==> flow/design.v <==
module AHBDCD(
  input wire [31:0] HADDR,
  output wire HSEL_S0,
  output wire HSEL_S1,
  output wire HSEL_S2,
  output wire HSEL_S3,
  output wire HSEL_S4,
  output wire HSEL_S5,
  output wire HSEL_S6,
  output wire HSEL_S7,
  output wire HSEL_S8,
  output wire HSEL_S9,
  output wire HSEL_NOMAP,
  output reg [3:0] MUX_SEL
    );
reg [15:0] dec;
assign HSEL_S0 = dec[0];    
assign HSEL_S1 = dec[1];    
assign HSEL_S2 = dec[2];    
assign HSEL_S3 = dec[3];    
assign HSEL_S4 = dec[4];    
assign HSEL_S5 = dec[5];    
assign HSEL_S6 = dec[6];    
assign HSEL_S7 = dec[7];    
assign HSEL_S8 = dec[8];    
assign HSEL_S9 = dec[9];    
assign HSEL_NOMAP = dec[15];  
always@*
begin
  case(HADDR[31:24])
    8'h00: 						 
      begin
        dec = 16'b0000_0000_00000001;
        MUX_SEL = 4'b0000;
      end
    8'h50: 						 
      begin
        dec = 16'b0000_0000_0000_0010;
        MUX_SEL = 4'b0001;
      end
    8'h51: 						 
      begin
        dec =16'b0000_0000_0000_0100;
        MUX_SEL = 4'b0010;
      end   
    8'h52:  					 
      begin
        dec = 16'b0000_0000_0000_1000;
        MUX_SEL = 4'b0011;
      end
    8'h53: 						 
      begin
        dec = 16'b0000_0000_0001_0000;
        MUX_SEL = 4'b0100;
      end
    8'h54:						 
      begin
        dec = 16'b0000_0000_0010_0000;
        MUX_SEL = 4'b0101;
      end
    8'h55:						 
      begin
        dec = 16'b0000_0000_0100_0000;
        MUX_SEL = 4'b0110;
      end
    8'h56:						 
      begin
        dec = 16'b0000_0000_1000_0000;
        MUX_SEL = 4'b0111;
      end
    8'h57: 						 
      begin
        dec = 16'b0000_0001_0000_0000;
        MUX_SEL = 4'b1000;
      end
    8'h58:						 
      begin
        dec = 16'b0000_0010_0000_0000;
        MUX_SEL = 4'b1001;
      end
    default:  
      begin
        dec = 16'b1000_0000_00000000;
        MUX_SEL = 4'b1111;
      end
  endcase
end
endmodule
module AHBMUX(
  input wire HCLK,
  input wire HRESETn,
  input wire [3:0] MUX_SEL,
  input wire [31:0] HRDATA_S0,		
  input wire [31:0] HRDATA_S1,
  input wire [31:0] HRDATA_S2,
  input wire [31:0] HRDATA_S3,
  input wire [31:0] HRDATA_S4,
  input wire [31:0] HRDATA_S5,
  input wire [31:0] HRDATA_S6,
  input wire [31:0] HRDATA_S7,
  input wire [31:0] HRDATA_S8,
  input wire [31:0] HRDATA_S9,
  input wire [31:0] HRDATA_NOMAP,
  input wire HREADYOUT_S0,
  input wire HREADYOUT_S1,
  input wire HREADYOUT_S2,
  input wire HREADYOUT_S3,
  input wire HREADYOUT_S4,
  input wire HREADYOUT_S5,
  input wire HREADYOUT_S6,
  input wire HREADYOUT_S7,
  input wire HREADYOUT_S8,
  input wire HREADYOUT_S9,
  input wire HREADYOUT_NOMAP,
  output reg HREADY,
  output reg [31:0] HRDATA
);
  reg [3:0] APHASE_MUX_SEL;			 
  always@ (posedge HCLK or negedge HRESETn)
  begin
    if(!HRESETn)
      APHASE_MUX_SEL <= 4'h0;
    else if(HREADY)						 
      APHASE_MUX_SEL <= MUX_SEL;
  end
  always@*
  begin
    case(APHASE_MUX_SEL)
      4'b0000: begin						 
        HRDATA = HRDATA_S0;
        HREADY = HREADYOUT_S0;
      end
      4'b0001: begin
        HRDATA = HRDATA_S1;
        HREADY = HREADYOUT_S1;
      end
      4'b0010: begin
        HRDATA = HRDATA_S2;
        HREADY = HREADYOUT_S2;
      end
      4'b0011: begin
        HRDATA = HRDATA_S3;
        HREADY = HREADYOUT_S3;
      end
      4'b0100: begin
        HRDATA = HRDATA_S4;
        HREADY = HREADYOUT_S4;
      end
      4'b0101: begin
        HRDATA = HRDATA_S5;
        HREADY = HREADYOUT_S5;
      end
      4'b0110: begin
        HRDATA = HRDATA_S6;
        HREADY = HREADYOUT_S6;
      end
      4'b0111: begin
        HRDATA = HRDATA_S7;
        HREADY = HREADYOUT_S7;
      end
      4'b1000: begin
        HRDATA = HRDATA_S8;
        HREADY = HREADYOUT_S8;
      end
      4'b1001: begin
        HRDATA = HRDATA_S9;
        HREADY = HREADYOUT_S9;
      end
      default: begin            
        HRDATA = HRDATA_NOMAP;
        HREADY = HREADYOUT_NOMAP;
      end
    endcase
  end
endmodule
module BAUDGEN
(
  input wire clk,
  input wire resetn,
  input wire write_enable,
  input wire [15:0] divisor,
  output wire baudtick
);
reg [21:0] count_reg;
wire [21:0] count_next;
reg [15:0] count_div;
always @ (posedge clk, negedge resetn)
  begin
    if(!resetn) begin
      count_reg <= 0;
      count_div <= 16'd162;
    end 
    else if (write_enable) begin
      count_div <= (divisor == 16'd326) ? {16'd326} :
                   (divisor == 16'd162) ? {16'd162} :
                   (divisor == 16'd81) ?  {16'd81} :
                   (divisor == 16'd54) ?  {16'd54} :
                   (divisor == 16'd27) ?  {16'd27} :
                                          {16'd162} ;
      count_reg  <= 0;
    end                                         
    else
      count_reg <= count_next;
end
assign count_next = ((count_reg == count_div) ? 0 : count_reg + 1'b1);
assign baudtick = ((count_reg == count_div) ? 1'b1 : 1'b0);
endmodule
module FIFO #(parameter DWIDTH=8, AWIDTH=1)
(
  input wire clk,
  input wire resetn,
  input wire rd,
  input wire wr,
  input wire [DWIDTH-1:0] w_data,
  output wire empty,
  output wire full,
  output wire [DWIDTH-1:0] r_data
);
  reg [DWIDTH-1:0] array_reg [2**AWIDTH-1:0];
  reg [AWIDTH-1:0] w_ptr_reg;
  reg [AWIDTH-1:0] w_ptr_next;
  reg [AWIDTH-1:0] w_ptr_succ;
  reg [AWIDTH-1:0] r_ptr_reg;
  reg [AWIDTH-1:0] r_ptr_next;
  reg [AWIDTH-1:0] r_ptr_succ;
  reg full_reg;
  reg empty_reg;
  reg full_next;
  reg empty_next;
  wire w_en;
  always @ (posedge clk)
    if(w_en)
    begin
      array_reg[w_ptr_reg] <= w_data;
    end
  assign r_data = array_reg[r_ptr_reg];   
  assign w_en = wr & ~full_reg;           
  always @ (posedge clk, negedge resetn)
  begin
    if(!resetn)
      begin
        w_ptr_reg <= 0;
        r_ptr_reg <= 0;
        full_reg <= 1'b0;
        empty_reg <= 1'b1;
      end
    else
      begin
        w_ptr_reg <= w_ptr_next;
        r_ptr_reg <= r_ptr_next;
        full_reg <= full_next;
        empty_reg <= empty_next;
      end
  end
  always @*
  begin
    w_ptr_succ = w_ptr_reg + 1;
    r_ptr_succ = r_ptr_reg + 1;
    w_ptr_next = w_ptr_reg;
    r_ptr_next = r_ptr_reg;
    full_next = full_reg;
    empty_next = empty_reg;
    case({w_en,rd})
      2'b01:
        if(~empty_reg)
          begin
            r_ptr_next = r_ptr_succ;
            full_next = 1'b0;
            if (r_ptr_succ == w_ptr_reg)
              empty_next = 1'b1;
          end
      2'b10:
        if(~full_reg)
          begin
            w_ptr_next = w_ptr_succ;
            empty_next = 1'b0;
            if (w_ptr_succ == r_ptr_reg)
              full_next = 1'b1;
          end
      2'b11:
        begin
          w_ptr_next = w_ptr_succ;
          r_ptr_next = r_ptr_succ;
        end
    endcase
  end
  assign full = full_reg;
  assign empty = empty_reg;
endmodule
module UART_TX(
  input wire clk,
  input wire resetn,
  input wire tx_start,        
  input wire b_tick,           
  input wire [7:0] d_in,       
  input wire parity_en,
  input wire parity_odd,
  output reg tx_done,          
  output wire tx               
  );
  localparam [2:0] idle_st   = 3'b000;
  localparam [2:0] start_st  = 3'b001;
  localparam [2:0] data_st   = 3'b010;
  localparam [2:0] parity_st = 3'b011;
  localparam [2:0] stop_st   = 3'b100;
  reg [2:0] current_state;
  reg [2:0] next_state;
  reg [3:0] b_reg;           
  reg [3:0] b_next;
  reg [2:0] count_reg;       
  reg [2:0] count_next;
  reg [7:0] data_reg;        
  reg [7:0] data_next;
  reg tx_reg;                
  reg tx_next;
  reg parity_reg;
  reg parity_next;
  always @(posedge clk, negedge resetn)
  begin
    if(!resetn)
      begin
        current_state <= idle_st;
        b_reg <= 0;
        count_reg <= 0;
        data_reg <= 0;
        tx_reg <= 1'b1;
        parity_reg <= 1'b0;
      end
    else
      begin
        current_state <= next_state;
        b_reg <= b_next;
        count_reg <= count_next;
        data_reg <= data_next;
        tx_reg <= tx_next;
        parity_reg <= parity_next;
      end
  end
  always @*
  begin
    next_state = current_state;
    tx_done = 1'b0;
    b_next = b_reg;
    count_next = count_reg;
    data_next = data_reg;
    tx_next = tx_reg;
    parity_next = parity_reg;
    case(current_state)
      idle_st:
      begin
        tx_next = 1'b1;
        if(tx_start)
        begin
          next_state = start_st;
          b_next = 0;
          data_next = d_in;
          parity_next = parity_en ? (parity_odd ? ~(^d_in) : ^d_in) : 1'b0;
        end
      end
      start_st:  
      begin
        tx_next = 1'b0;
        if(b_tick)
          if(b_reg==15)
            begin
              next_state = data_st;
              b_next = 0;
              count_next = 0;
            end
          else
            b_next = b_reg + 1;
      end
      data_st:  
      begin
        tx_next = data_reg[0];
        if(b_tick)
          if(b_reg == 15)
            begin
              b_next = 0;
              data_next = data_reg >> 1;
              if(count_reg == 7)     
                next_state = parity_en ? parity_st : stop_st;
              else
                count_next = count_reg + 1;
            end
          else
            b_next = b_reg + 1;
      end
      parity_st:  
      begin
        tx_next = parity_reg;
        if(b_tick)
          if(b_reg == 15)
            begin
              next_state = stop_st;
              b_next = 0;
            end
          else
            b_next = b_reg + 1;
      end
      stop_st:  
      begin
        tx_next = 1'b1;
        if(b_tick)
          if(b_reg == 15)    
            begin
              next_state = idle_st;
              tx_done = 1'b1;
            end
          else
            b_next = b_reg + 1;
      end
    endcase
  end
  assign tx = tx_reg;
endmodule
module UART_RX(
  input wire clk,
  input wire resetn,
  input wire b_tick,         
  input wire rx,             
  input wire parity_en,
  input wire parity_odd,
  output reg parity_err,
  output reg rx_done,        
  output wire [7:0] dout     
  );
  localparam [2:0] idle_st   = 3'b000;
  localparam [2:0] start_st  = 3'b001;
  localparam [2:0] data_st   = 3'b010;
  localparam [2:0] parity_st = 3'b011;
  localparam [2:0] stop_st   = 3'b100;
  reg [2:0] current_state;
  reg [2:0] next_state;
  reg [3:0] b_reg;  
  reg [3:0] b_next;
  reg [2:0] count_reg;  
  reg [2:0] count_next;
  reg [7:0] data_reg;  
  reg [7:0] data_next;
  reg parity_err_next;
  always @ (posedge clk, negedge resetn)
  begin
    if(!resetn)
      begin
        current_state <= idle_st;
        b_reg <= 0;
        count_reg <= 0;
        data_reg <=0;
        parity_err <= 1'b0;
      end
    else
      begin
        current_state <= next_state;
        b_reg <= b_next;
        count_reg <= count_next;
        data_reg <= data_next;
        parity_err <= parity_err_next;
      end
  end
  always @*
  begin
    next_state = current_state;
    b_next = b_reg;
    count_next = count_reg;
    data_next = data_reg;
    rx_done = 1'b0;
    parity_err_next = parity_err;
    case(current_state)
      idle_st:
        if(~rx)
          begin
            next_state = start_st;
            b_next = 0;
          end
      start_st:
        if(b_tick)
          if(b_reg == 7)
            begin
              next_state = data_st;
              b_next = 0;
              count_next = 0;
            end
          else
            b_next = b_reg + 1'b1;
      data_st:
        if(b_tick)
          if(b_reg == 15)
            begin
              b_next = 0;
              data_next = {rx, data_reg [7:1]};
              if(count_next == 7)  
                next_state = parity_en ? parity_st : stop_st;
              else
                count_next = count_reg + 1'b1;
            end
          else
            b_next = b_reg + 1;
      parity_st:
        if (b_tick)
          if (b_reg == 15)
            begin
              b_next = 0;
              if (parity_odd)
              begin
                if (rx == ^data_reg)  
                  parity_err_next = 1'b1;
                else
                  parity_err_next = 1'b0;
              end 
              else
              begin
                if (rx == ^data_reg)
                  parity_err_next = 1'b0;
                else
                  parity_err_next = 1'b1;
              end
              next_state = stop_st;
            end 
          else 
            b_next = b_reg + 1;
      stop_st:
        if(b_tick)
          if(b_reg == 15)  
            begin
              next_state = idle_st;
              rx_done = 1'b1;
            end
          else
           b_next = b_reg + 1;
    endcase
  end
  assign dout = data_reg;
endmodule
module AHBUART(
  input wire         HCLK,
  input wire         HRESETn,
  input wire  [31:0] HADDR,
  input wire  [1:0]  HTRANS,
  input wire  [31:0] HWDATA,
  input wire         HWRITE,
  input wire         HREADY,
  output wire        HREADYOUT,
  output wire [31:0] HRDATA,
  input wire         HSEL,
  input wire         RsRx,   
  output wire        RsTx,   
  output wire uart_irq   
);
  localparam DATA_ADDR = 8'h00;
  localparam BAUD_ADDR = 8'h04;
  localparam PARITY_ADDR = 8'h08;
  localparam STATUS_ADDR = 8'h0C;
  wire [7:0] uart_wdata;  
  wire [7:0] uart_rdata;
  wire uart_wr;
  wire uart_rd;
  wire [7:0] tx_data;
  wire [7:0] rx_data;
  wire [7:0] status;
  wire tx_full;
  wire tx_empty;
  wire rx_full;
  wire rx_empty;
  wire tx_done;
  wire rx_done;
  wire b_tick;
  reg [1:0] last_HTRANS;
  reg [31:0] last_HADDR;
  reg last_HWRITE;
  reg last_HSEL;
  reg [15:0] BAUD_DIVISOR;
  reg w_baudgen;
  reg [7:0] PARITY_REGISTER;
  wire uart_parity_err;
  always@ (posedge HCLK)
  begin
    if(HREADY)
    begin
      last_HTRANS <= HTRANS;
      last_HWRITE <= HWRITE;
      last_HSEL <= HSEL;
      last_HADDR <= HADDR;
    end
  end
  assign HREADYOUT = ~tx_full;
  assign uart_wr = last_HTRANS[1] & last_HWRITE & last_HSEL & (last_HADDR[7:0]==8'h00);
  assign uart_rd = last_HTRANS[1] & ~last_HWRITE & last_HSEL & (last_HADDR[7:0]==8'h00);
  always @(posedge HCLK, negedge HRESETn)
  begin
    if(!HRESETn)
      begin
        BAUD_DIVISOR <= 16'd326;  
        PARITY_REGISTER <= 16'd0;
        w_baudgen <= 1'b0;
      end
    else if(last_HTRANS[1] & last_HWRITE & last_HSEL &  last_HADDR[7:0] == BAUD_ADDR & HREADYOUT)
      begin
        BAUD_DIVISOR <= HWDATA[15:0];
        w_baudgen <= 1'b1;
      end
    else if(last_HTRANS[1] & last_HWRITE & last_HSEL &  last_HADDR[7:0] == PARITY_ADDR)
      begin
        PARITY_REGISTER <= HWDATA[15:0];
      end
    else
      begin
        w_baudgen <= 1'b0;
      end
  end
  assign uart_wdata = HWDATA[7:0];
  assign HRDATA = (last_HADDR[7:0] == DATA_ADDR) ? {24'h000000, uart_rdata} :
                  (last_HADDR[7:0] == BAUD_ADDR) ? {16'h0000, BAUD_DIVISOR} :
                  (last_HADDR[7:0] == PARITY_ADDR) ? {16'h0000, PARITY_REGISTER} :
                  (last_HADDR[7:0] == STATUS_ADDR) ? {24'h000000, status} :
                  32'h00000000;
  assign status = {5'b00000, tx_full, rx_empty, uart_parity_err};  
  assign uart_irq = ~rx_empty; 
  BAUDGEN uBAUDGEN(
    .clk(HCLK),
    .resetn(HRESETn),
    .write_enable(w_baudgen),
    .divisor(BAUD_DIVISOR),
    .baudtick(b_tick)
  );
  FIFO  
   #(.DWIDTH(8), .AWIDTH(4))
	uFIFO_TX 
  (
    .clk(HCLK),
    .resetn(HRESETn),
    .rd(tx_done),
    .wr(uart_wr),
    .w_data(uart_wdata[7:0]),
    .empty(tx_empty),
    .full(tx_full),
    .r_data(tx_data[7:0])
  );
  FIFO 
   #(.DWIDTH(8), .AWIDTH(4))
	uFIFO_RX(
    .clk(HCLK),
    .resetn(HRESETn),
    .rd(uart_rd),
    .wr(rx_done),
    .w_data(rx_data[7:0]),
    .empty(rx_empty),
    .full(rx_full),
    .r_data(uart_rdata[7:0])
  );
  UART_RX uUART_RX(
    .clk(HCLK),
    .resetn(HRESETn),
    .b_tick(b_tick),
    .rx(RsRx),
    .parity_en(PARITY_REGISTER[1]),
    .parity_odd(PARITY_REGISTER[0]),
    .parity_err(uart_parity_err),
    .rx_done(rx_done),
    .dout(rx_data[7:0])
  );
  UART_TX uUART_TX(
    .clk(HCLK),
    .resetn(HRESETn),
    .tx_start(!tx_empty),
    .b_tick(b_tick),
    .d_in(tx_data[7:0]),
    .parity_en(PARITY_REGISTER[1]),
    .parity_odd(PARITY_REGISTER[0]),
    .tx_done(tx_done),
    .tx(RsTx)
  );
endmodule
module prescaler(
  input wire inclk,
  input wire resetn,
  output wire outclk
    );
reg [3:0] counter;
always @(posedge inclk, negedge resetn)
  if (!resetn)
    counter <= 4'b0000;
  else
    counter <= counter + 1'b1;
assign outclk = counter == 4'b1111;
endmodule
module AHBTIMER(
	input wire HCLK,
	input wire HRESETn,
  input wire [31:0] HADDR,
  input wire [31:0] HWDATA,
  input wire [1:0] HTRANS,
  input wire HWRITE,
  input wire HSEL,
  input wire HREADY,
  input wire capture_event,
  output wire [31:0] HRDATA,
	output wire HREADYOUT,
	output wire PWM_OUT,
  output reg timer_irq
);
  localparam [7:0] LDADDR = 8'h00;    
  localparam [7:0] VALADDR = 8'h04;   
  localparam [7:0] CTLADDR = 8'h08;   
  localparam [7:0] CLRADDR = 8'h0C;   
  localparam [7:0] CMPADDR = 8'h10;
  localparam [7:0] CAPTADDR = 8'h14; 
  localparam [2:0] FREE_RUN = 3'b000;
  localparam [2:0] PERIODIC = 3'b001;
  localparam [2:0] COMPARE  = 3'b010;
  localparam [2:0] PWM      = 3'b011;
  localparam [2:0] CAPTURE  = 3'b100;
  localparam st_idle = 1'b0;
  localparam st_count = 1'b1;
  reg current_state;
  reg next_state;
  reg [31:0] value_next;
  reg timer_irq_next;
  reg t_out_next;
  reg [31:0] cap_val_next;
  reg last_HWRITE;
  reg [31:0] last_HADDR;
  reg last_HSEL;
  reg [1:0] last_HTRANS;
  reg [4:0] control;
  reg [31:0] load;
  reg clear;
  reg [31:0] value;
  reg [31:0] cmp_val;
  reg [31:0] cap_val;
  reg t_out;
  wire enable;
  wire [2:0] mode;
  wire clk16;        
  wire timerclk;
  prescaler uprescaler16(
    .inclk(HCLK),
    .resetn(HRESETn),
    .outclk(clk16)
  );
  assign HREADYOUT = 1'b1;  
  always @(posedge HCLK)
    if(HREADY)
      begin
        last_HWRITE <= HWRITE;
        last_HSEL <= HSEL;
        last_HADDR <= HADDR;
        last_HTRANS <= HTRANS;
      end
  assign timerclk = ((control[4]) ? clk16 : 1'b1);   
  assign enable = control[0];
  assign mode = (control[3:1] == FREE_RUN) ? FREE_RUN :
                (control[3:1] == PERIODIC) ? PERIODIC :
                (control[3:1] == COMPARE)  ? COMPARE  :
                (control[3:1] == PWM)      ? PWM      :
                (control[3:1] == CAPTURE)  ? CAPTURE  :
                FREE_RUN;
  always @(posedge HCLK, negedge HRESETn)
    if(!HRESETn)
      control <= 5'b00000;
    else if(last_HWRITE & last_HSEL & last_HTRANS[1])
      if(last_HADDR[7:0] == CTLADDR)
        control <= HWDATA[4:0];
  always @(posedge HCLK, negedge HRESETn)
    if(!HRESETn)
      load <= 32'h0000_0000;
    else if(last_HWRITE & last_HSEL & last_HTRANS[1])
      if(last_HADDR[7:0] == LDADDR)
        load <= HWDATA;
  always @(posedge HCLK, negedge HRESETn)
    if(!HRESETn)
      cmp_val <= 32'h0000_0000;
    else if(last_HWRITE & last_HSEL & last_HTRANS[1])
      if(last_HADDR[7:0] == CMPADDR)
        cmp_val <= HWDATA;
  always @(posedge HCLK, negedge HRESETn)
    if(!HRESETn)
      clear <= 1'b0;
    else if(last_HWRITE & last_HSEL & last_HTRANS[1])
      if(last_HADDR[7:0] == CLRADDR)
        clear <= HWDATA[0];
  always @(posedge HCLK, negedge HRESETn)
    if(!HRESETn)
      timer_irq <= 1'b0;
    else
      timer_irq <= timer_irq_next;
  always @(posedge HCLK, negedge HRESETn)
    if(!HRESETn)
      begin
        current_state <= st_idle;
        value <= 32'h0000_0000;
        t_out <= 1'b1;
        cap_val <= 32'h0000_0000;
      end
    else
      begin
        value <= value_next;
        current_state <= next_state;
        t_out <= t_out_next;
        cap_val <= cap_val_next;
      end
  always @*
  begin
    next_state = current_state;
    value_next = value;
    t_out_next = t_out;
    cap_val_next = cap_val;
    timer_irq_next = (clear) ? 0 : timer_irq;
    case(current_state)
      st_idle:
        if(enable && timerclk)
            begin
              value_next = load;
              next_state = st_count;
              t_out_next = 1'b1;
            end
      st_count:
        if(enable && timerclk)
        begin
          case(mode)
            FREE_RUN: begin
                        if (value == 32'h0000_0000)
                          begin
                            timer_irq_next = 1;
                          end
                        value_next = value - 1;
                      end
            PERIODIC: begin
                        if (value == 32'h0000_0000)
                          begin
                            timer_irq_next = 1;
                            value_next = load;
                          end
                        else
                          value_next = value - 1;
                      end
            COMPARE: begin
                        if (value == cmp_val)
                          begin
                            timer_irq_next = 1;
                            value_next = load;
                          end
                        else
                          value_next = value - 1;
                      end
            PWM: begin
                   if (value == cmp_val)
                     begin
                       timer_irq_next = 1;
                       t_out_next = 1'b0;
                       value_next = value - 1;
                     end
                    else if (value == 32'h0000_0000)
                      begin
                        timer_irq_next = 1;
                        t_out_next = 1'b1;
                        value_next = load;
                      end
                   else
                     value_next = value - 1;
                 end
            CAPTURE: begin
                 if(capture_event)
                   begin
                     cap_val_next = value;
                     timer_irq_next = 1;
                   end
                   value_next = value - 1;
                end
            default: begin
                       value_next = value - 1;
                     end
          endcase
        end
    endcase
  end
  assign HRDATA = (last_HADDR[7:0] == LDADDR) ? load :
                  (last_HADDR[7:0] == VALADDR) ? value :
                  (last_HADDR[7:0] == CTLADDR) ? control :
                  (last_HADDR[7:0] == CMPADDR) ? cmp_val :
                  (last_HADDR[7:0] == CAPTADDR) ? cap_val :
                   32'h0000_0000;
  assign PWM_OUT = t_out;
endmodule
module AHBGPIO(
  input wire HCLK,
  input wire HRESETn,
  input wire [31:0] HADDR,
  input wire [1:0] HTRANS,
  input wire [31:0] HWDATA,
  input wire HWRITE,
  input wire HSEL,
  input wire HREADY,
  input wire [15:0] GPIOIN,
  output wire HREADYOUT,
  output wire [31:0] HRDATA,
  output wire [15:0] GPIOOUT,
  output wire gpio_irq   
  );
  localparam [7:0] gpio_data_addr = 8'h00;
  localparam [7:0] gpio_dir_addr  = 8'h04;
  localparam [7:0] gpio_mask_addr = 8'h08;
  reg [15:0] gpio_dataout;
  reg [15:0] gpio_datain;
  reg [15:0] gpio_dir;
  reg [15:0] gpio_data_next;
  reg [15:0] gpio_mask;
  reg [31:0] last_HADDR;
  reg [1:0] last_HTRANS;
  reg last_HWRITE;
  reg last_HSEL;
  integer i;
  assign HREADYOUT = 1'b1;
  always @(posedge HCLK)
  begin
    if(HREADY)
    begin
      last_HADDR <= HADDR;
      last_HTRANS <= HTRANS;
      last_HWRITE <= HWRITE;
      last_HSEL <= HSEL;
    end
  end
  always @(posedge HCLK, negedge HRESETn)
  begin
    if(!HRESETn)
    begin
      gpio_mask <= 16'h0000;
    end
    else if ((last_HADDR[7:0] == gpio_mask_addr) & last_HSEL & last_HWRITE & last_HTRANS[1])
      gpio_mask <= HWDATA[15:0];
  end
  always @(posedge HCLK, negedge HRESETn)
  begin
    if(!HRESETn)
    begin
      gpio_dir <= 16'h0000;
    end
    else if ((last_HADDR[7:0] == gpio_dir_addr) & last_HSEL & last_HWRITE & last_HTRANS[1])
      gpio_dir <= HWDATA[15:0];
  end
  always @(posedge HCLK, negedge HRESETn)
  begin
    if(!HRESETn)
    begin
      gpio_dataout <= 16'h0000;
    end
    else if ((last_HADDR[7:0] == gpio_data_addr) & last_HSEL & last_HWRITE & last_HTRANS[1])
      gpio_dataout <= ((gpio_dataout & ~(gpio_mask & gpio_dir)) | (HWDATA[15:0] & (gpio_mask & gpio_dir)));
  end
  always @(posedge HCLK, negedge HRESETn)
  begin
    if (!HRESETn)
      gpio_datain <= 16'h0000;
    else begin
      for(i=0; i<16; i=i+1)
      begin
        if(gpio_dir[i] == 1'b1)
          gpio_datain[i] <= gpio_dataout[i];
        else
          gpio_datain[i] <= GPIOIN[i];
      end
    end
  end  
  reg [15:0] prev_GPIOIN;
  reg        gpio_irq_reg;
  always @(posedge HCLK, negedge HRESETn)
  begin
    if (!HRESETn) begin
      prev_GPIOIN  <= 16'h0000;
      gpio_irq_reg <= 1'b0;
    end
    else begin
      if ((GPIOIN & ~gpio_dir) != (prev_GPIOIN & ~gpio_dir))
        gpio_irq_reg <= 1'b1;
      else
        gpio_irq_reg <= 1'b0;
      prev_GPIOIN <= GPIOIN;
    end
  end
  assign gpio_irq = gpio_irq_reg;
  assign HRDATA[31:16] = 16'h0000;
  assign HRDATA[15:0] = gpio_datain;  
  assign GPIOOUT = gpio_dataout;
endmodule
module AHB7SEGDEC(
  input wire HCLK,
  input wire HRESETn,
  input wire [31:0] HADDR,
  input wire [31:0] HWDATA,
  input wire [1:0] HTRANS,
  input wire HWRITE,
  input wire HSEL,
  input wire HREADY,
  output [31:0] HRDATA,
  output HREADYOUT,
  output [6:0] seg,
  output [3:0] an,
  output dp
  );
  localparam [7:0] DIGIT1_ADDR = 4'h0;
  localparam [7:0] DIGIT2_ADDR = 4'h4;
  localparam [7:0] DIGIT3_ADDR = 4'h8;
  localparam [7:0] DIGIT4_ADDR = 4'hC;
  localparam [7:0] DISP_ADDR = 8'h10;
  reg last_HWRITE;
  reg [31:0] last_HADDR;
  reg last_HSEL;
  reg [1:0] last_HTRANS;
  reg [7:0] DIGIT1;
  reg [7:0] DIGIT2;
  reg [7:0] DIGIT3; 
  reg [7:0] DIGIT4;
  reg DISP;
  assign HREADYOUT = 1'b1;  
  always @(posedge HCLK)
    if(HREADY)
      begin
        last_HWRITE <= HWRITE;
        last_HSEL <= HSEL;
        last_HADDR <= HADDR;
        last_HTRANS <= HTRANS;
      end
  always @(posedge HCLK, negedge HRESETn)
  begin
    if(!HRESETn)
	 begin
      DIGIT1 <= 7'b0_0101;
		DIGIT2 <= 7'b0_1110;
		DIGIT3 <= 7'b0_0000;
		DIGIT4 <= 7'b0_0001;
        DISP <= 1'b0;
	 end
    else if(last_HWRITE & last_HSEL & last_HTRANS[1])
	 begin
		if(last_HADDR[7:0] == DIGIT1_ADDR)
        	DIGIT1 <= HWDATA[7:0];
		else if(last_HADDR[7:0] == DIGIT2_ADDR)
			DIGIT2 <= HWDATA[7:0];
		else if(last_HADDR[7:0] == DIGIT3_ADDR)
			DIGIT3 <= HWDATA[7:0];
		else if(last_HADDR[7:0] == DIGIT4_ADDR)
			DIGIT4 <= HWDATA[7:0];
    else if(last_HADDR[7:0] == DISP_ADDR)
			DISP <= HWDATA[7:0];
	  end
	end
  assign HRDATA = (last_HADDR[7:0] == DIGIT1_ADDR) ? {24'h000_0000,DIGIT1} :
                  (last_HADDR[7:0] == DIGIT2_ADDR) ? {24'h000_0000,DIGIT2} :
                  (last_HADDR[7:0] == DIGIT3_ADDR) ? {24'h000_0000,DIGIT3} :
                  (last_HADDR[7:0] == DIGIT4_ADDR) ? {24'h000_0000,DIGIT4} :
                  (last_HADDR[7:0] == DISP_ADDR)   ? {31'h000_0000,DISP}   :
                   32'h0000_0000;
  reg [31:0] counter;
  reg [3:0] ring;
  wire [7:0] code;
  wire [6:0] seg_out;
  assign seg = ~seg_out;
  assign an = ~ring;
  always @(posedge HCLK or negedge HRESETn)
  begin
	if(!HRESETn)
		counter <= 32'h0000_0000;
	else
		counter <= counter + 1'b1;
  end
  always @(posedge HCLK or negedge HRESETn)
  begin
	if(!HRESETn)
		ring <= 4'b0001;
	else if (counter[15:0] == 16'h7FFF)
		ring <= {ring[2:0],ring[3]};
  end
  assign code =
	(ring == 4'b0001) ? DIGIT1[7:0] :
	(ring == 4'b0010) ? DIGIT2[7:0] :
	(ring == 4'b0100) ? DIGIT3[7:0] :
	(ring == 4'b1000) ? DIGIT4[7:0] :
		4'b1110;
	assign dp = ~code[7];
parameter A      = 7'b0000001;
parameter B      = 7'b0000010;
parameter C      = 7'b0000100;
parameter D      = 7'b0001000;
parameter E      = 7'b0010000;
parameter F      = 7'b0100000;
parameter G      = 7'b1000000;
wire [6:0] hex_decoded;
assign hex_decoded =
    (code[6:0] == 7'h0) ? (A|B|C|D|E|F) :
    (code[6:0] == 7'h1) ? (B|C) :
    (code[6:0] == 7'h2) ? (A|B|G|E|D) :
    (code[6:0] == 7'h3) ? (A|B|C|D|G) :
    (code[6:0] == 7'h4) ? (F|B|G|C) :
    (code[6:0] == 7'h5) ? (A|F|G|C|D) : 
    (code[6:0] == 7'h6) ? (A|F|G|C|D|E) :
    (code[6:0] == 7'h7) ? (A|B|C) :
    (code[6:0] == 7'h8) ? (A|B|C|D|E|F|G) :
    (code[6:0] == 7'h9) ? (A|B|C|D|F|G) :
    (code[6:0] == 7'ha) ? (A|F|B|G|E|C) :
    (code[6:0] == 7'hb) ? (F|G|C|D|E) :
    (code[6:0] == 7'hc) ? (A|F|E|D) :
    (code[6:0] == 7'hd) ? (B|C|D|E|G) :
    (code[6:0] == 7'he) ? (A|F|G|E|D) :
    (code[6:0] == 7'hf) ? (A|F|G|E) : 7'b000_0000;
wire [6:0] decimal_decoded;
assign decimal_decoded =
    (code[6:0] == 7'h0) ? (A|B|C|D|E|F) :
    (code[6:0] == 7'h1) ? (B|C) :
    (code[6:0] == 7'h2) ? (A|B|G|E|D) :
    (code[6:0] == 7'h3) ? (A|B|C|D|G) :
    (code[6:0] == 7'h4) ? (F|B|G|C) :
    (code[6:0] == 7'h5) ? (A|F|G|C|D) :
    (code[6:0] == 7'h6) ? (A|F|G|C|D|E) :
    (code[6:0] == 7'h7) ? (A|B|C) :
    (code[6:0] == 7'h8) ? (A|B|C|D|E|F|G) :
    (code[6:0] == 7'h9) ? (A|B|C|D|F|G) :
    7'b000_0000;    
assign seg_out = (DISP) ? decimal_decoded : hex_decoded;
endmodule
module AHBPERIPH(
  input  wire        HCLK,
  input  wire        HRESETn,
  input  wire [31:0] HADDR,
  input  wire [1:0]  HTRANS,
  input  wire        HWRITE,
  input  wire [31:0] HWDATA,
  output wire [31:0] HRDATA,
  output wire        HREADY,
  input  wire        RsRx,
  output wire        RsTx,
  input  wire        capture_event,
  output wire        PWM_OUT,
  input  wire [15:0] GPIOIN,
  output wire [15:0] GPIOOUT,
  output wire [6:0]  seg,
  output wire        dp,
  output wire [3:0]  an,
  output wire        uart_irq,
  output wire        timer_irq,
  output wire        gpio_irq
);
  wire [3:0]  mux_sel;
  wire        hsel_uart, hsel_timer, hsel_gpio, hsel_7seg;
  wire [31:0] hrdata_uart, hrdata_timer, hrdata_gpio, hrdata_7seg;
  wire        hready_uart, hready_timer, hready_gpio, hready_7seg;
  AHBDCD uAHBDCD (
    .HADDR(HADDR),
    .HSEL_S0(),
    .HSEL_S1(),
    .HSEL_S2(hsel_uart),
    .HSEL_S3(hsel_timer),
    .HSEL_S4(hsel_gpio),
    .HSEL_S5(hsel_7seg),
    .HSEL_S6(),
    .HSEL_S7(),
    .HSEL_S8(),
    .HSEL_S9(),
    .HSEL_NOMAP(),
    .MUX_SEL(mux_sel)
  );
  AHBMUX uAHBMUX (
    .HCLK(HCLK),
    .HRESETn(HRESETn),
    .MUX_SEL(mux_sel),
    .HRDATA_S0(32'h0000_0000),
    .HRDATA_S1(32'h0000_0000),
    .HRDATA_S2(hrdata_uart),
    .HRDATA_S3(hrdata_timer),
    .HRDATA_S4(hrdata_gpio),
    .HRDATA_S5(hrdata_7seg),
    .HRDATA_S6(32'h0000_0000),
    .HRDATA_S7(32'h0000_0000),
    .HRDATA_S8(32'h0000_0000),
    .HRDATA_S9(32'h0000_0000),
    .HRDATA_NOMAP(32'hDEADBEEF),
    .HREADYOUT_S0(1'b1),
    .HREADYOUT_S1(1'b1),
    .HREADYOUT_S2(hready_uart),
    .HREADYOUT_S3(hready_timer),
    .HREADYOUT_S4(hready_gpio),
    .HREADYOUT_S5(hready_7seg),
    .HREADYOUT_S6(1'b1),
    .HREADYOUT_S7(1'b1),
    .HREADYOUT_S8(1'b1),
    .HREADYOUT_S9(1'b1),
    .HREADYOUT_NOMAP(1'b1),
    .HRDATA(HRDATA),
    .HREADY(HREADY)
  );
  AHBUART uAHBUART (
    .HCLK(HCLK),
    .HRESETn(HRESETn),
    .HADDR(HADDR),
    .HTRANS(HTRANS),
    .HWDATA(HWDATA),
    .HWRITE(HWRITE),
    .HREADY(HREADY),
    .HREADYOUT(hready_uart),
    .HRDATA(hrdata_uart),
    .HSEL(hsel_uart),
    .RsRx(RsRx),
    .RsTx(RsTx),
    .uart_irq(uart_irq)
  );
  AHB7SEGDEC uAHB7SEGDEC (
    .HCLK(HCLK),
    .HRESETn(HRESETn),
    .HADDR(HADDR),
    .HTRANS(HTRANS),
    .HWDATA(HWDATA),
    .HWRITE(HWRITE),
    .HREADY(HREADY),
    .HREADYOUT(hready_7seg),
    .HRDATA(hrdata_7seg),
    .HSEL(hsel_7seg),
    .seg(seg),
    .an(an),
    .dp(dp)
  );
  AHBTIMER uAHBTIMER (
    .HCLK(HCLK),
    .HRESETn(HRESETn),
    .HADDR(HADDR),
    .HTRANS(HTRANS),
    .HWDATA(HWDATA),
    .HWRITE(HWRITE),
    .HREADY(HREADY),
    .HREADYOUT(hready_timer),
    .HRDATA(hrdata_timer),
    .PWM_OUT(PWM_OUT),
    .HSEL(hsel_timer),
    .capture_event(capture_event),
    .timer_irq(timer_irq)
  );
  AHBGPIO uAHBGPIO (
    .HCLK(HCLK),
    .HRESETn(HRESETn),
    .HADDR(HADDR),
    .HWRITE(HWRITE),
    .HWDATA(HWDATA),
    .HTRANS(HTRANS),
    .HSEL(hsel_gpio),
    .HREADY(HREADY),
    .GPIOIN(GPIOIN),
    .HREADYOUT(hready_gpio),
    .HRDATA(hrdata_gpio),
    .GPIOOUT(GPIOOUT),
    .gpio_irq(gpio_irq)
  );
endmodule
# == Step by step through the tools: AHBPERIPH ==
# Each step is given for the RTL above and for the edited RTL.
# Lines under "orig" count in the file above, lines under "edited" in the edited file.
# "diff": "edited" minus "orig" as printed here. "rel_change_pct": 100 x difference / "orig".
# Library cell names are shortened.
# A cell with -- has no value.
# design
design,AHBPERIPH
clock_port,HCLK
cell_library,sky130hd
lib_corner,tt_025C_1v80

# == Diff ==
# Unified diff, file above to edited file.
# The edit is scripted: it alters the design's behaviour and was not made to optimise anything.
# begin of diff
@@ -638,5 +638,5 @@
   );
   FIFO 
-   #(.DWIDTH(8), .AWIDTH(4))
+   #(.DWIDTH(8), .AWIDTH(5))
 	uFIFO_RX(
     .clk(HCLK),
# end of diff

# == Word level ==
# Yosys after proc, flatten, opt, wreduce and memory -nomap, before mapping. Memory bits, and registers merged into a memory's read port (data or address), are not among the register bits. Print and check cells are not counted.
# Memory sizes are those after Yosys's memory passes, which may raise the word count (mostly to a power of two), join words into wider ones and drop unused or constant bits.
# word_totals
element,orig,edited,diff,rel_change_pct
ram_bits,256,384,128,50.00
in_bits,87,87,0,0.00
register_bits,432,434,2,0.46
out_inout_bits,66,66,0,0.00
word_cells,500,500,0,0.00
n_memories,2,2,0,0.00
# memory_table
element,orig,edited
memory_list,uAHBUART.uFIFO_RX.array_reg 16 x 8 bit 1R1W; uAHBUART.uFIFO_TX.array_reg 16 x 8 bit 1R1W,uAHBUART.uFIFO_RX.array_reg 32 x 8 bit 1R1W; uAHBUART.uFIFO_TX.array_reg 16 x 8 bit 1R1W
# op_classes
element,orig,edited,diff,rel_change_pct
reduce_and_logical,60,60,0,0.00
logic,47,47,0,0.00
mux,202,202,0,0.00
n_addsub,13,13,0,0.00
eq_ne,121,121,0,0.00
# op_table
operator,orig,edited,diff,rel_change_pct
two-way mux 4 bit,18,15,-3,-16.67
two-way mux 5 bit,0,3,3,--
adder 4 x 1 -> 4 bit with constant B,8,6,-2,-25.00
== test 4 bit,4,2,-2,-50.00
case mux 4 bit (select 2 bit),4,2,-2,-50.00
adder 5 x 1 -> 5 bit with constant B,0,2,2,--
== test 5 bit,0,2,2,--
case mux 5 bit (select 2 bit),0,2,2,--
# Operator kinds equal on both sides are left out: 79.

# == Logic depth ==
# Depth = most cells in a row (Yosys ltp): at word level without a register or memory, in the mapped netlist without a sequential cell, where the memories' decode and read muxes count.
# logic_depth
element,orig,edited,diff,rel_change_pct
word_depth,24,24,0,0.00
ABC_AREA,0,0,--,--
mapped_depth,11,13,2,18.18
depth_no_buf,10,10,0,0.00

# == After synthesis ==
# Yosys stat after the flow's synthesis: flattened, memories mapped to cells. It holds for the ABC_AREA given above (unset counts as 0); a run with the other value may have another netlist.
# synth_totals
element,orig,edited,diff,rel_change_pct
area_mm2,0.0304129,0.0355003,0.0050874,16.73
buf_cells,133,155,22,16.54
sequential_area_mm2,0.0182688,0.0221625,0.0038937,21.31
mapped_cells,2299,2559,260,11.31
ffs,675,805,130,19.26
# by_type
type,orig,edited,diff,rel_change_pct
edfxtp_1,270,398,128,47.41
a21oi_1,56,88,32,57.14
nor2_1,125,149,24,19.20
mux4_2,76,96,20,26.32
nor3_1,53,35,-18,-33.96
mux2_2,224,240,16,7.14
inv_1,58,42,-16,-27.59
mux2i_1,33,49,16,48.48
clkbuf_1,100,113,13,13.00
o2bb2ai_1,12,0,-12,-100.00
a221oi_1,23,34,11,47.83
buf_1,15,26,11,73.33
nand3_1,59,69,10,16.95
xnor2_1,115,108,-7,-6.09
a22o_1,25,19,-6,-24.00
buf_2,15,9,-6,-40.00
nand2b_1,10,16,6,60.00
a31oi_1,7,13,6,85.71
# Cell types equal on both sides are left out: 12.
# The list need not be complete.
# By module: a second synthesis without flattening, with its own total; a netlist apart from the flattened one above.
# hier_totals
element,orig,edited,diff,rel_change_pct
hier_cells,2983,3178,195,6.54
hier_area_mm2,0.0360921,0.0411895,0.0050974,14.12
# Each row is one instance without its submodules.
# by_module_orig
mod,mod_area_mm2,instances,n_cells,seq_area_mm2
FIFO,0.0056342,2,308,0.0040952
AHBTIMER,0.0079789,1,749,0.0037599
AHBGPIO,0.003656,1,230,0.0023573
AHBMUX,0.0035572,1,519,0.0001001
AHB7SEGDEC,0.0033945,1,293,0.0016653
AHBUART,0.0018255,1,135,0.0009609
BAUDGEN,0.0016866,1,176,0.0007795
UART_TX,0.0012087,1,113,0.000553
UART_RX,0.0010973,1,101,0.0005268
AHBDCD,0.0002653,1,39,0
prescaler,0.0001464,1,10,0.0001001
AHBPERIPH,0.0000075,1,2,0
# by_module_edited
mod,mod_area_mm2,instances,n_cells,seq_area_mm2
FIFO,0.0106527,1,503,0.0079889
AHBTIMER,0.0079789,1,749,0.0037599
FIFO,0.005713,1,308,0.0040952
AHBGPIO,0.003656,1,230,0.0023573
AHBMUX,0.0035572,1,519,0.0001001
AHB7SEGDEC,0.0033945,1,293,0.0016653
AHBUART,0.0018255,1,135,0.0009609
BAUDGEN,0.0016866,1,176,0.0007795
UART_TX,0.0012087,1,113,0.000553
UART_RX,0.0010973,1,101,0.0005268
AHBDCD,0.0002653,1,39,0
prescaler,0.0001464,1,10,0.0001001
AHBPERIPH,0.0000075,1,2,0

# == Timing after synthesis ==
# Source: OpenSTA report_checks on the synthesized netlist (no wires, ideal clock, input and output delay 20% of the period each), path of least setup slack; recovery checks are left aside. Register names are those of the netlist, which keeps one name where synthesis merged equal registers.
# synth_timing
element,orig,edited,diff,rel_change_pct
kind,register to output,register to output,--,--
from,register (no name shown),register uAHBUART.uFIFO_RX.r_ptr_reg[0],--,--
to,output HRDATA[3],output HRDATA[1],--,--
path_delay_ns,2.446,3.134,0.688,28.13
output_delay_ns,2.000,2.000,0.000,0.00
driving_pins,8,9,1,12.50
launch_ns,0.000,0.000,0.000,--
path_buffers,2,3,1,50.00
arrival_ns,2.446,3.134,0.688,28.13
slack_ns,5.554,4.866,-0.688,--
required_ns,8.000,8.000,0.000,0.00
clock_period_ns,10.0,10.0,0.0,0.00
period_less_setup_slack_ns,4.446,5.134,0.688,15.47
# "path_delay_ns" is the arrival time less input delay plus setup time.
# At an output port there is no setup time.
# "driving_pins" counts driving pins, that of a launching flip-flop among them; a cell with two outputs on the path counts twice.
# "period_less_setup_slack_ns" is the clock period less the worst setup slack; recovery checks do not enter. This is arithmetic on one report: input and output delays are still those of the set period (20% each).
# Between the ends stands the longest chain of elaborated cells between them, by number of cells; it is not shown to be the way that was timed. Of several equally long chains one is given.
# A line is the first line of the expression or statement that the cell stems from. Yosys adds cells for indexed reads and writes and turns some case tables into memories.
# The chain passes a memory read, where the word-level depth is cut; so it can be longer than that depth.
# synth_between_orig
cell_sequence,edfxtp_1 > nor4_1 > nand3_1 > nor2_1 > clkbuf_1 > clkbuf_1 > a21oi_1 > o31ai_1
elab_chain_len,7
cone_cells,19
# synth_lines_orig
element,line,source
== test 8 x 5 -> 1 bit,881,(last_HADDR[7:0] == CAPTADDR) ? cap_val :
two-way mux 32 bit,881,
two-way mux 32 bit,880,(last_HADDR[7:0] == CMPADDR) ? cmp_val :
two-way mux 32 bit,879,(last_HADDR[7:0] == CTLADDR) ? control :
two-way mux 32 bit,878,(last_HADDR[7:0] == VALADDR) ? value :
two-way mux 32 bit,877,assign HRDATA = (last_HADDR[7:0] == LDADDR) ? load :
case mux 32 bit (select 5 bit),128,case(APHASE_MUX_SEL)
to (decl),1128,"output wire [31:0] HRDATA,"
# synth_between_edited
cell_sequence,dfrtp_1 > clkbuf_1 > clkbuf_1 > buf_1 > mux4_2 > mux4_2 > mux2i_1 > a21oi_1 > a2111o_1
elab_chain_len,3
cone_cells,3
lines_between,3
# synth_lines_edited
element,line,source
from (decl),223,reg [AWIDTH-1:0] r_ptr_reg;
from (assign),243,r_ptr_reg <= 0;
from (assign),250,r_ptr_reg <= r_ptr_next;
memory read (32 x 8 bit),219,reg [DWIDTH-1:0] array_reg [2**AWIDTH-1:0];
two-way mux 32 bit,612,"assign HRDATA = (last_HADDR[7:0] == DATA_ADDR) ? {24'h000000, uart_rdata} :"
case mux 32 bit (select 5 bit),128,case(APHASE_MUX_SEL)
to (decl),1128,"output wire [31:0] HRDATA,"

# == Timing after layout ==
# Path of least setup slack in the final report of each run of set A (OpenROAD, finished layout, wires in). Where an end is a register, its clock arrival counts in the times.
# layout_timing
element,orig,edited,diff,rel_change_pct
kind,register to output,register to output,--,--
from,register (no name shown),register uAHB7SEGDEC.last_HADDR[7],--,--
to,output HRDATA[1],output HRDATA[0],--,--
arrival_ns,4.73,4.65,-0.08,-1.69
slack_ns,1.11,1.19,0.08,--
driving_pins,10,10,0,0.00
clock_period_ns,7.3,7.3,0.0,0.00
required_ns,5.84,5.84,0.00,0.00
path_buffers,2,2,0,0.00
launch_ns,0.62,0.62,0.00,0.00
output_delay_ns,1.46,1.46,0.00,0.00
# Between the ends stands the longest chain of elaborated cells between them, by number of cells; it is not shown to be the way that was timed. Of several equally long chains one is given.
# layout_between_orig
cell_sequence,edfxtp_1 > nor4_1 > nand3_1 > nor2_1 > buf_4 > a221oi_1 > o22ai_1 > a211oi_1 > o21ai_0 > clkdlybuf4s50_1
elab_chain_len,7
cone_cells,20
# layout_lines_orig
element,line,source
== test 8 x 5 -> 1 bit,881,(last_HADDR[7:0] == CAPTADDR) ? cap_val :
two-way mux 32 bit,881,
two-way mux 32 bit,880,(last_HADDR[7:0] == CMPADDR) ? cmp_val :
two-way mux 32 bit,879,(last_HADDR[7:0] == CTLADDR) ? control :
two-way mux 32 bit,878,(last_HADDR[7:0] == VALADDR) ? value :
two-way mux 32 bit,877,assign HRDATA = (last_HADDR[7:0] == LDADDR) ? load :
case mux 32 bit (select 5 bit),128,case(APHASE_MUX_SEL)
to (decl),1128,"output wire [31:0] HRDATA,"
# layout_between_edited
cell_sequence,edfxtp_1 > nor4_1 > nand3_1 > nor2_1 > buf_4 > a221oi_1 > a21oi_1 > a2111oi_0 > o21ai_0 > clkdlybuf4s50_1
elab_chain_len,7
cone_cells,21
# layout_lines_edited
element,line,source
from (decl),1007,reg [31:0] last_HADDR;
== test 8 x 5 -> 1 bit,1052,"(last_HADDR[7:0] == DISP_ADDR)   ? {31'h000_0000,DISP}   :"
two-way mux 1 bit,1052,
two-way mux 32 bit,1051,"(last_HADDR[7:0] == DIGIT4_ADDR) ? {24'h000_0000,DIGIT4} :"
two-way mux 32 bit,1050,"(last_HADDR[7:0] == DIGIT3_ADDR) ? {24'h000_0000,DIGIT3} :"
two-way mux 32 bit,1049,"(last_HADDR[7:0] == DIGIT2_ADDR) ? {24'h000_0000,DIGIT2} :"
two-way mux 32 bit,1048,"assign HRDATA = (last_HADDR[7:0] == DIGIT1_ADDR) ? {24'h000_0000,DIGIT1} :"
case mux 32 bit (select 5 bit),128,case(APHASE_MUX_SEL)
to (decl),1128,"output wire [31:0] HRDATA,"

# == Layout results ==
# Both versions went through the flow (Yosys, OpenROAD) with the same settings in each pair. Constraints: input delay and output delay 20% of the set period each, output load 0.01 pF.
# flow_settings_set_A
CORE_UTILIZATION,40
PLACE_DENSITY,0.6
period_ns,7.3
CAP_MARGIN,20
CORE_MARGIN,2
SLEW_MARGIN,20
# measured_set_A
element,orig,edited,diff,rel_change_pct
layout_stdcell_area_mm2,0.0353426,0.0409618,0.0056192,15.90
total_power_uw,8813,10023,1210,13.73
setup_tns_ns,0.000,0.000,0.000,--
period_reached_ns,6.195,6.109,-0.086,-1.39
final_die_area_mm2,0.0782545,0.0911496,0.0128951,16.48
synthesis_area_mm2,0.0304129,0.0355003,0.0050874,16.73
ws_hold_ns,0.458,0.452,-0.006,--
fin_util_frac,0.468,0.465,-0.003,--
timing.setup.ws_ns,1.105,1.191,0.086,--
# flow_settings_set_B
ABC_AREA,1
CAP_MARGIN,5
CELL_PAD_IN_SITES_GLOBAL_PLACEMENT,1
CORE_UTILIZATION,17
CTS_CLUSTER_DIAMETER,366
GPL_ROUTABILITY_DRIVEN,1
PLACE_DENSITY_LB_ADDON,0.08
SETUP_SLACK_MARGIN,0.25
TNS_END_PERCENT,100
period_ns,11.4
CORE_MARGIN,2
SLEW_MARGIN,20
# measured_set_B
element,orig,edited,diff,rel_change_pct
layout_stdcell_area_mm2,0.0415261,0.0472153,0.0056892,13.70
total_power_uw,5753,6908,1155,20.08
setup_tns_ns,0.000,0.000,0.000,--
period_reached_ns,6.994,7.377,0.383,5.48
final_die_area_mm2,0.203943,0.232686,0.028743,14.09
synthesis_area_mm2,0.0340589,0.0389036,0.0048447,14.22
ws_hold_ns,0.463,0.447,-0.016,--
fin_util_frac,0.208,0.208,0.000,--
timing.setup.ws_ns,4.406,4.023,-0.383,--
# "period_reached_ns" is the run's clock period less its worst setup slack. It is reckoned from that one timing run; input and output delays stay at 20% of the period that was set.
# "total_power_uw": no workload was simulated; the value follows from the tool's default switching activity.
